==> flow/design.v <==
module ChipInterface #(parameter FRE = 25000000, parameter DEBOUNCE = FRE / 100) (
    input logic clock,
    input logic confirm,
    input logic clear,
    input logic algorithm_select_mode,
    input reset,
    input logic enter0, enter1,
    output logic [5:0] led
  );
  logic confirm_sync, clear_sync, enter0_sync, enter1_sync, algorithm_select_mode_sync;
  logic enter0_valid_press, enter1_valid_press, clear_valid_press, confirm_valid_press, algorithm_select_mode_valid_press;
  logic [11:0] password_current, password_next;
  logic [11:0] password_ref;
  logic [5:0] OTP;
  logic change_current, change_next;
  logic [31:0] cnt_current, cnt_next;
  logic [1:0] wrong_password_time_current, wrong_password_time_next;
  logic algorithm_selet_current, algorithm_selet_next;
  logic [2:0] algorithm_mode_current, algorithm_mode_next;
  password_generator password_generator_inst(
    .clock(clock),
    .reset(reset),  
    .algorithm_select(algorithm_mode_current),
    .OTP(OTP), 
    .password(password_ref));
  FF2_Synchronizer confirm_sync_ (
    .clock(clock),
    .button(confirm),
    .sync_button(confirm_sync)
  );
  FF2_Synchronizer clear_sync_ (
    .clock(clock),
    .button(clear),
    .sync_button(clear_sync)
  );
  FF2_Synchronizer enter0_sync_ (
    .clock(clock),
    .button(enter0),
    .sync_button(enter0_sync)
  );
  FF2_Synchronizer enter1_sync_ (
    .clock(clock),
    .button(enter1),
    .sync_button(enter1_sync)
  );
  FF2_Synchronizer algorithm_select_mode_sync_ (
    .clock(clock),
    .button(algorithm_select_mode),
    .sync_button(algorithm_select_mode_sync)
  );
  button_handler #(.COUNT_MAX(DEBOUNCE)) confirm_valid(.clock(clock), .reset(reset), .btn(confirm_sync), .valid_press(confirm_valid_press));
  button_handler #(.COUNT_MAX(DEBOUNCE)) clear_valid(.clock(clock), .reset(reset), .btn(clear_sync), .valid_press(clear_valid_press));
  button_handler #(.COUNT_MAX(DEBOUNCE)) enter0_valid(.clock(clock), .reset(reset), .btn(enter0_sync), .valid_press(enter0_valid_press));
  button_handler #(.COUNT_MAX(DEBOUNCE)) enter1_valid(.clock(clock), .reset(reset), .btn(enter1_sync), .valid_press(enter1_valid_press));
  button_handler #(.COUNT_MAX(DEBOUNCE)) algorithm_select_mode_valid(.clock(clock), .reset(reset), .btn(algorithm_select_mode_sync), .valid_press(algorithm_select_mode_valid_press));
  OTP_generator inst_OTP_generator(.clock(clock), .reset(reset), .change(change_current), .OTP(OTP));
  typedef enum logic [2:0] {IDLE = 3'b000, 
                            TIMEOUT = 3'b001, 
                            INPUT = 3'b010, 
                            VERIFY = 3'b011, 
                            PASS = 3'b100, 
                            FAIL = 3'b101, 
                            LOCK = 3'b110,
                            ALGO_SELECT = 3'b111} state_t;
  state_t current_state, next_state;
  always_ff @(posedge clock or posedge reset) begin 
    if(reset) begin
      current_state <= IDLE;
      password_current <= 0;
      change_current <= 0;
      wrong_password_time_current <= 0;
      algorithm_selet_current <= 0;
      algorithm_mode_current <= 0;
      cnt_current <= 0;
    end
    else begin
      current_state <= next_state;
      password_current <= password_next;
      change_current <= change_next;
      wrong_password_time_current <= wrong_password_time_next;
      algorithm_selet_current <= algorithm_selet_next;
      algorithm_mode_current <= algorithm_mode_next;
      cnt_current <= cnt_next;
    end
  end
  always_comb begin
    case(current_state)
      IDLE: begin
        wrong_password_time_next = wrong_password_time_current;
        algorithm_mode_next = algorithm_mode_current;
        if(cnt_current == 60 * FRE -1) begin
          next_state = TIMEOUT;
          password_next = 0;
          change_next = 1;
          algorithm_selet_next = 0;
          cnt_next = 0;
        end
        else if(algorithm_select_mode_valid_press) begin
            algorithm_selet_next = 1;
            next_state = INPUT;
            change_next = 0;
            password_next = 0;
            cnt_next = 0;
        end
        else if(enter0_valid_press)begin
           cnt_next = 0;
           next_state = INPUT;
           password_next = {password_current[10:0],1'b0};
           change_next = 0;
           algorithm_selet_next = 0;
        end 
        else if(enter1_valid_press)begin
           cnt_next = 0;
           next_state = INPUT;
           password_next = {password_current[10:0],1'b1};
           change_next = 0;
           algorithm_selet_next = 0;
        end 
        else begin
          cnt_next = cnt_current + 1;
          next_state = IDLE;
          password_next = 0;
          change_next = 0;
          algorithm_selet_next = 0;
        end
      end
      TIMEOUT: begin
        next_state = IDLE;
        wrong_password_time_next = wrong_password_time_current;
        cnt_next = cnt_current + 1;
        password_next = 0;
        change_next = 0;
        algorithm_selet_next = 0;
        algorithm_mode_next = algorithm_mode_current;
      end
      INPUT:begin
        wrong_password_time_next = wrong_password_time_current;
        cnt_next = 0;
        change_next = 0;
        algorithm_selet_next = algorithm_selet_current;
        algorithm_mode_next = algorithm_mode_current;
        if(confirm_valid_press) begin
           next_state = VERIFY;
           password_next = password_current;
        end
        else if(clear_valid_press) begin
           next_state = INPUT;
           password_next = 0;
        end
        else if(enter0_valid_press) begin
           next_state = INPUT;
           password_next = {password_current[10:0],1'b0};
        end 
        else if(enter1_valid_press)begin
           next_state = INPUT;
           password_next = {password_current[10:0],1'b1};
        end
        else begin
          next_state = INPUT;
          password_next = password_current;
        end
      end
      VERIFY: begin
        cnt_next = 0;
        password_next = 0;
        change_next = 0;
        algorithm_selet_next = algorithm_selet_current;
        algorithm_mode_next = algorithm_mode_current;
        if(password_current == password_ref) begin
            next_state = PASS;
            wrong_password_time_next = wrong_password_time_current;
        end
        else begin
            next_state = FAIL;
            wrong_password_time_next = wrong_password_time_current + 1;
        end
      end
      PASS: begin
        wrong_password_time_next = wrong_password_time_current;
        password_next = 0;
        algorithm_selet_next = algorithm_selet_current;
        algorithm_mode_next = algorithm_mode_current;
        if(cnt_current == 6 * FRE) begin
          if(algorithm_selet_current == 1) begin
              next_state = ALGO_SELECT;
              change_next = 0;
          end
          else begin
              next_state = IDLE;
              change_next = 1;
          end
          cnt_next = 0;
        end 
        else begin
          cnt_next = cnt_current + 1;
          next_state = PASS;
          change_next = 0;
        end
      end
      ALGO_SELECT : begin
        password_next = 0;
        cnt_next = 0;
        algorithm_selet_next = 0;
        wrong_password_time_next = wrong_password_time_current;
        if(confirm_valid_press) begin
           next_state = IDLE;
           algorithm_mode_next = algorithm_mode_current;
           change_next = 1;
        end
        else if(clear_valid_press) begin
           next_state = ALGO_SELECT;
           algorithm_mode_next = 0;
           change_next = 0;
        end
        else if(enter0_valid_press) begin
           next_state = ALGO_SELECT;
           algorithm_mode_next = {algorithm_mode_current[1:0],1'b0};
           change_next = 0;
        end 
        else if(enter1_valid_press)begin
           next_state = ALGO_SELECT;
           algorithm_mode_next = {algorithm_mode_current[1:0],1'b1};
           change_next = 0;
        end
        else begin
           next_state = ALGO_SELECT;
           algorithm_mode_next = algorithm_mode_current;
           change_next = 0;
        end
      end
      FAIL: begin
        algorithm_mode_next = algorithm_mode_current;
        wrong_password_time_next = wrong_password_time_current;
        password_next = 0;
        algorithm_selet_next = 0;
        if(cnt_current == 6 * FRE) begin
          change_next = 1;
          cnt_next = 0;
          next_state = LOCK;
        end 
        else begin
          cnt_next = cnt_current + 1;
          next_state = FAIL;
          change_next = 0;
        end
      end
      LOCK: begin
         algorithm_mode_next = algorithm_mode_current;
         cnt_next = cnt_current + 1;
         wrong_password_time_next = wrong_password_time_current;
         password_next = 0;
         algorithm_selet_next = 0;
         if(wrong_password_time_current == 1) begin
            if(cnt_current == 15 * FRE) begin
              next_state = IDLE;
              change_next = 1;
              cnt_next = 0;
            end
            else begin
              next_state = LOCK;
              change_next = 0;
            end
         end
         else if (wrong_password_time_current == 2) begin
            if(cnt_current == 30 * FRE) begin
              next_state = IDLE;
              change_next = 1;
              cnt_next = 0;
            end
            else begin
               next_state = LOCK;
              change_next = 0;
            end 
         end
         else begin
            if(cnt_current == 60 * FRE) begin
                 next_state = IDLE;
                 change_next = 1;
                 cnt_next = 0;
            end
            else begin
              next_state = LOCK;
              change_next = 0;
            end
         end
      end
    endcase
  end
  always_ff @(posedge clock or posedge reset) begin
    if(reset) led <= 6'b0;
    else if(current_state == PASS) led <= 6'b111111;
    else if(current_state == ALGO_SELECT) begin
        led <= {4'b0, algorithm_mode_current};
    end
    else if(current_state == FAIL) begin
    if ((cnt_current >= FRE*1 && cnt_current < FRE*2) || 
        (cnt_current >= FRE*3 && cnt_current < FRE*4) || 
        (cnt_current >= FRE*5 && cnt_current < FRE*6))
        led <= 6'b0; 
    else
        led <= 6'b111111; 
    end
    else if(current_state == LOCK) led <= 6'b101010;
    else led <= OTP;
  end
endmodule
module password_generator(
    input logic clock,
    input logic reset,  
    input logic [2:0] algorithm_select,
    input logic [5:0] OTP,
    output logic [11:0] password
);
  always_ff @(posedge clock or posedge reset) begin
      if(reset) begin
          password <= 0;
      end
      else begin
        case(algorithm_select)
            3'd0: password <= OTP * 2 + 1;                    
            3'd1: password <= (OTP << 2) ^ 12'hA3; 
            3'd2: password <= (OTP * 3) + (OTP >> 1);         
            3'd3: password <= ~(OTP * 5) & 12'hFFF;           
            3'd4: password <= (OTP * OTP) % 4096;             
            3'd5: password <= ((OTP << 3) - OTP) ^ 12'h3C3;   
            3'd6: password <= {OTP[2:0], OTP[5:3]} + 12'h55A; 
            3'd7: password <= (OTP * 9) & 12'hFFF;            
        endcase
      end
  end
endmodule
module OTP_generator(
    input logic clock,
    input logic change,
    input reset,
    output logic [5:0] OTP 
);
    logic [5:0] lfsr;
    always_ff @(posedge clock or posedge reset) begin
        if (reset)
            lfsr <= 6'b101101;  
        else if (change)
            lfsr <= {lfsr[4:0], lfsr[5] ^ lfsr[3]};
    end
    assign OTP = lfsr;
endmodule
module button_handler (
    input  logic clock,        
    input  logic reset,
    input  logic btn,         
    output logic valid_press  
);
    parameter COUNT_MAX = 250_000;
    logic btn_pre;
    logic [$clog2(COUNT_MAX):0] count;
    logic armed;
    always_ff @(posedge clock or posedge reset) begin
        if (reset)
            btn_pre <= 0;
        else
            btn_pre <= btn;
    end
    always_ff @(posedge clock or posedge reset) begin
        if (reset) begin
            count <= 0;
            valid_press <= 0;
            armed <= 1;
        end else begin
            valid_press <= 0;  
            if (btn && btn_pre) begin  
                if (armed) begin
                    if (count < COUNT_MAX - 1) begin
                        count <= count + 1;
                    end else begin
                        valid_press <= 1;  
                        armed <= 0;        
                        count <= 0;
                    end
                end
            end else begin
                count <= 0;
                if (!btn) 
                    armed <= 1; 
            end
        end
    end
endmodule
module FF2_Synchronizer(
  input logic clock,
  input logic button,
  output logic sync_button
);
  logic [1:0] button_dff;
  always_ff @(posedge clock) begin
    button_dff[0] <= button;
    button_dff[1] <= button_dff[0];
  end
  assign sync_button = button_dff[1];
endmodule
`default_nettype none
module my_chip (
    input logic [11:0] io_in,  
    output logic [11:0] io_out,  
    input logic clock,
    input logic reset  
);
    ChipInterface #(.FRE(25000)) chipInterface_inst(
        .clock(clock),
        .confirm(io_in[0]),
        .clear(io_in[1]),
        .algorithm_select_mode(io_in[2]),
        .reset(reset),
        .enter0(io_in[3]), 
        .enter1(io_in[4]),
        .led(io_out[5:0])
    );
    assign io_out[11:6] = 6'b0;
endmodule
# Step by step through the tools: my_chip
# The steps from the RTL of my_chip to its reports follow in flow order.
# Line numbers count from 1 in the design file above.
# Cell names lack the library's common part.
setup:
  top: "my_chip"
  clock: "clock"
  cell_library: "sky130hd"
  pvt_corner: "tt_025C_1v80"

# Elaborated design
# Counts by Yosys on the flattened word-level netlist (proc, flatten, opt, wreduce; memories kept). Register bits leave out memories and registers merged into their read ports (data or address). Print and check cells are left out.
classes:
  n_addsub: 11
  mul: 4
  n_div: 0
  compare: 11
  eq_ne: 37
  shift: 0
  n_mux: 113
  bitwise: 6
  reduce_logical: 23
op_table:
  columns: ["op", "count"]
  rows:
  - ["two-way mux 32 bit", 10]
  - ["case mux 32 bit (select 5 bit)", 1]
  - ["two-way mux 9 bit", 15]
  - ["case mux 12 bit (select 8 bit)", 1]
  - ["two-way mux 12 bit", 8]
  - ["multiplier 6 x 6 -> 12 bit", 1]
  - ["greater-or-equal comparator 32 x 17 -> 1 bit with constant B", 2]
  - ["== test 32 x 21 -> 1 bit with constant B", 2]
  - ["two-way mux 1 bit", 49]
  - ["two-way mux 3 bit", 16]
  - ["adder 9 x 1 -> 9 bit with constant B", 5]
  - ["less-than comparator 9 x 8 -> 1 bit with constant B", 5]
  - ["multiplier 6 x 4 -> 10 bit with constant B", 1]
  - ["case mux 12 bit (select 3 bit)", 1]
  - ["adder 32 x 1 -> 32 bit with constant B", 1]
  - ["greater-or-equal comparator 32 x 15 -> 1 bit with constant B", 1]
  - ["less-than comparator 32 x 16 -> 1 bit with constant B", 1]
  - ["less-than comparator 32 x 17 -> 1 bit with constant B", 1]
  - ["less-than comparator 32 x 18 -> 1 bit with constant B", 1]
  - ["== test 32 x 18 -> 1 bit with constant B", 1]
  - ["== test 32 x 19 -> 1 bit with constant B", 1]
  - ["== test 32 x 20 -> 1 bit with constant B", 1]
  - ["two-way mux 6 bit", 5]
  - ["multiplier 6 x 3 -> 9 bit with constant B", 1]
  - ["inequality test 2 bit with constant B", 13]
  - ["== test 3 bit with constant B", 8]
  - ["case mux 3 bit (select 8 bit)", 1]
  - ["multiplier 6 x 2 -> 8 bit with constant B", 1]
# Not listed: further kinds 29, cells in them 51.
word_totals:
  regBits: 148
  latch_bits: 0
  mem_bits_rw: 0
  mem_bits_ro: 0
  clocked_rd_ports_x_width: 0
  memories: 0
  input_bits: 14
  wordCells: 240

# Logic depth
# Longest topological path by Yosys (ltp), each cell counted once; first at word level (registers and memories cut), then after technology mapping (sequential cells cut; the memories' decode and read muxes count).
depth:
  depth_word: 8
  abc_area: 0
  ltp_mapped: 15
  ltp_nobuf: 14

# Netlist
# The flow's flattened synthesis, as Yosys stat reports it; memories are mapped. The netlist is that of the ABC_AREA named above (0 if unset); the other value can give another one.
types:
  columns: ["type", "count"]
  rows:
  - ["dfrtp_1", 133]
  - ["ha_1", 61]
  - ["o21ai_0", 93]
  - ["xnor2_1", 42]
  - ["nor2_1", 92]
  - ["nand2_1", 87]
  - ["fa_1", 16]
  - ["dfstp_2", 10]
  - ["xor2_1", 26]
  - ["dfxtp_1", 10]
  - ["inv_1", 53]
  - ["nand3_1", 39]
  - ["a21oi_1", 38]
  - ["a22o_1", 17]
  - ["a31oi_1", 23]
  - ["nand4_1", 19]
  - ["nor2b_1", 16]
  - ["clkbuf_1", 24]
# Other cell types: 58; their cells: 226.
synth_totals:
  cells: 1025
  mapped_area_um2: 9530.4
  ff_cells: 153
  n_buf: 45
# The figures by module come from a second, unflattened synthesis with its own total; it is not the netlist above.
hier_totals:
  hier_cells: 1054
  hier_area_um2: 10032.1
# Rows give one instance, submodules left out.
modules:
  columns: ["mod", "instances", "n_cells", "mod_area_um2", "mod_seq_area_um2"]
  rows:
  - ["ChipInterface (FRE=25000)", 1, 432, 3916.3, 1627.8]
  - ["button_handler (COUNT_MAX=250)", 5, 55, 580.6, 301.5]
  - ["password_generator", 1, 314, 2701.3, 300.3]
  - ["OTP_generator", 1, 16, 262.8, 155.1]
  - ["FF2_Synchronizer", 5, 2, 40.0, 40.0]
  - ["my_chip", 1, 7, 48.8, 0.0]

# Timing after synthesis
# OpenSTA on the mapped netlist: ideal clock, no wires. The path of least setup slack (recovery checks aside). Input and output delay are each 20% of the period. Register names are those of the netlist, which keeps one name where synthesis merged equal registers.
synth_timing:
  kind: "register to register"
  from: "register chipInterface_inst.inst_OTP_generator.lfsr[2]"
  to: "register chipInterface_inst.password_generator_inst.password[7]"
  tclk_ns: 10.0
  setup_ns: 0.139
  launch_ns: 0.000
  arrival_ns: 3.834
  path_slack_ns: 6.028
  path_delay_ns: 3.973
  driving_pins: 13
  path_buffers: 0
  period_less_setup_slack_ns: 3.972
# "path_delay_ns" is the arrival time less input delay plus setup time.
# "driving_pins": output pins that drive a net of the path, with the launching flip-flop's if there is one; two outputs of one cell count as two.
# "period_less_setup_slack_ns" is the clock period less the worst setup slack; recovery checks do not enter. This is arithmetic on one report: input and output delays are still those of the set period (20% each).
# Between the ends stands the longest chain of elaborated cells between them, by number of cells; it is not shown to be the way that was timed. Of several equally long chains one is given.
# Each line given opens the expression or statement behind the cell; cells for indexed reads and writes are added by Yosys, which also makes memories of some case tables.
# At most two assigning lines are given for a register; there are more.
synth_between:
  path_cell_list: "dfstp_2 -> ha_1 -> inv_1 -> fa_1 -> fa_1 -> inv_1 -> fa_1 -> ha_1 -> a21o_1 -> a21oi_1 -> xnor2_1 -> o21ai_0 -> or4_1"
  elab_chain_cells: 3
  cells_between: 11
  cone_lines: 8
  cone_classes: "add/sub: 4; mul: 4; mux: 1; logic: 2"
synth_rtl:
  columns: ["element", "line", "rtl"]
  rows:
  - ["start, declared", 338, "logic [5:0] lfsr;"]
  - ["start, assigned", 341, "lfsr <= 6'b101101;"]
  - ["start, assigned", 343, "lfsr <= {lfsr[4:0], lfsr[5] ^ lfsr[3]};"]
  - ["multiplier 6 x 2 -> 8 bit", 322, "3'd2: password <= (OTP * 3) + (OTP >> 1);"]
  - ["adder 8 x 5 -> 9 bit", 322, null]
  - ["case mux 12 bit (select 8 bit)", 319, "case(algorithm_select)"]
  - ["end, assigned", 320, "3'd0: password <= OTP * 2 + 1;"]
  - ["end, assigned", 321, "3'd1: password <= (OTP << 2) ^ 12'hA3;"]
  - ["end, declared", 312, "output logic [11:0] password"]

# Worst path after layout
# Path of least setup slack in the final report of run A (OpenROAD, finished layout, wires in). Where an end is a register, its clock arrival counts in the times.
layout_timing:
  kind: "register to register"
  from: "register chipInterface_inst.inst_OTP_generator.lfsr[2]"
  to: "register chipInterface_inst.password_generator_inst.password[7]"
  tclk_ns: 10.0
  setup_ns: 0.13
  launch_ns: 0.42
  arrival_ns: 4.70
  path_slack_ns: 5.58
  driving_pins: 13
  path_buffers: 0
# Between the ends stands the longest chain of elaborated cells between them, by number of cells; it is not shown to be the way that was timed. Of several equally long chains one is given.
# At most two assigning lines are given for a register; there are more.
layout_between:
  path_cell_list: "dfstp_2 -> ha_1 -> inv_1 -> fa_1 -> fa_1 -> inv_1 -> fa_1 -> ha_1 -> a21o_1 -> a21oi_1 -> xnor2_1 -> o21ai_0 -> or4_1"
  elab_chain_cells: 3
  cells_between: 11
  cone_lines: 8
  cone_classes: "add/sub: 4; mul: 4; mux: 1; logic: 2"
layout_rtl:
  columns: ["element", "line", "rtl"]
  rows:
  - ["start, declared", 338, "logic [5:0] lfsr;"]
  - ["start, assigned", 341, "lfsr <= 6'b101101;"]
  - ["start, assigned", 343, "lfsr <= {lfsr[4:0], lfsr[5] ^ lfsr[3]};"]
  - ["multiplier 6 x 2 -> 8 bit", 322, "3'd2: password <= (OTP * 3) + (OTP >> 1);"]
  - ["adder 8 x 5 -> 9 bit", 322, null]
  - ["case mux 12 bit (select 8 bit)", 319, "case(algorithm_select)"]
  - ["end, assigned", 320, "3'd0: password <= OTP * 2 + 1;"]
  - ["end, assigned", 321, "3'd1: password <= (OTP << 2) ^ 12'hA3;"]
  - ["end, declared", 312, "output logic [11:0] password"]

Lab notebook: my_chip

2 stored runs of my_chip in the flow (synthesis by Yosys, layout by OpenROAD, sky130hd cells), in arbitrary order. Constraints: input delay and output delay 20% of the set period each, output load 0.01 pF.
"worst_path_allowed_less_slack_ns" means the part of the period allowed to the worst setup path (the constraints hold back 20% at inputs and 20% at outputs) less its slack; where the path has registers, the arrival times of their clocks count too.
"total_power_mw" is the tool's figure for a default switching activity; nothing was simulated.

--- run A ---
==> flow/run.sh <==
#!/bin/bash
# the make line also repeats the synthesis and layout settings of config.mk as NAME=value (left out here)
make -C /OpenROAD-flow-scripts/flow DESIGN_CONFIG=/design/flow/config.mk WORK_HOME=/design/flow/orfs CLKGATE_MAP_FILE= finish
==> flow/config.mk <==
export PLATFORM = sky130hd
export DESIGN_NAME = my_chip
export DESIGN_NICKNAME = my_chip
export VERILOG_FILES = /design/flow/design.v
export SDC_FILE = /design/flow/constraint.sdc
export NUM_CORES = 4
export LEC_CHECK = 0
export CAP_MARGIN = 20
export CELL_PAD_IN_SITES_GLOBAL_PLACEMENT = 2
export CORE_MARGIN = 2
export CORE_UTILIZATION = 40
export MAX_ROUTING_LAYER = met4
export PLACE_DENSITY_LB_ADDON = 0.22
export SLEW_MARGIN = 35
==> flow/constraint.sdc <==
create_clock -name core_clock -period 10.0 [get_ports {clock}]
set_input_delay 2.0000 -clock core_clock [delete_from_list [all_inputs] [get_ports {clock}]]
set_output_delay 2.0000 -clock core_clock [all_outputs]
set_load 0.01 [all_outputs]

==> results, as YAML <==
results:
  post_synth_area_um2: 9530.4
  design_die_area_um2: 25076.3
  final_cell_area_um2: 10435.0
  fin_util_frac: 0.446
  worstSetupSlack_ns: 5.577
  total_power_mw: 1.260
  worst_path_allowed_less_slack_ns: 4.42
  critical_path_type: "register to register"

--- run B ---
==> flow/run.sh <==
#!/bin/bash
# the make line also repeats the synthesis and layout settings of config.mk as NAME=value (left out here)
make -C /OpenROAD-flow-scripts/flow DESIGN_CONFIG=/design/flow/config.mk WORK_HOME=/design/flow/orfs CLKGATE_MAP_FILE= finish
==> flow/config.mk <==
export PLATFORM = sky130hd
export DESIGN_NAME = my_chip
export DESIGN_NICKNAME = my_chip
export VERILOG_FILES = /design/flow/design.v
export SDC_FILE = /design/flow/constraint.sdc
export NUM_CORES = 4
export LEC_CHECK = 0
export ABC_AREA = 0
export CAP_MARGIN = 15
export CELL_PAD_IN_SITES_DETAIL_PLACEMENT = 2
export CELL_PAD_IN_SITES_GLOBAL_PLACEMENT = 2
export CORE_ASPECT_RATIO = 0.8
export CORE_MARGIN = 4
export CORE_UTILIZATION = 48
export GPL_ROUTABILITY_DRIVEN = 0
export GPL_TIMING_DRIVEN = 0
export HOLD_SLACK_MARGIN = 0.18
export MAX_ROUTING_LAYER = met4
export MIN_ROUTING_LAYER = met2
export PLACE_DENSITY_LB_ADDON = 0.2
export SETUP_SLACK_MARGIN = -0.01
export SLEW_MARGIN = 30
export TNS_END_PERCENT = 95
==> flow/constraint.sdc <==
create_clock -name core_clock -period 3.09 [get_ports {clock}]
set_input_delay 0.6180 -clock core_clock [delete_from_list [all_inputs] [get_ports {clock}]]
set_output_delay 0.6180 -clock core_clock [all_outputs]
set_load 0.01 [all_outputs]

==> results, as YAML <==
outcome: "no results, clock tree synthesis failed with DPL-0033"
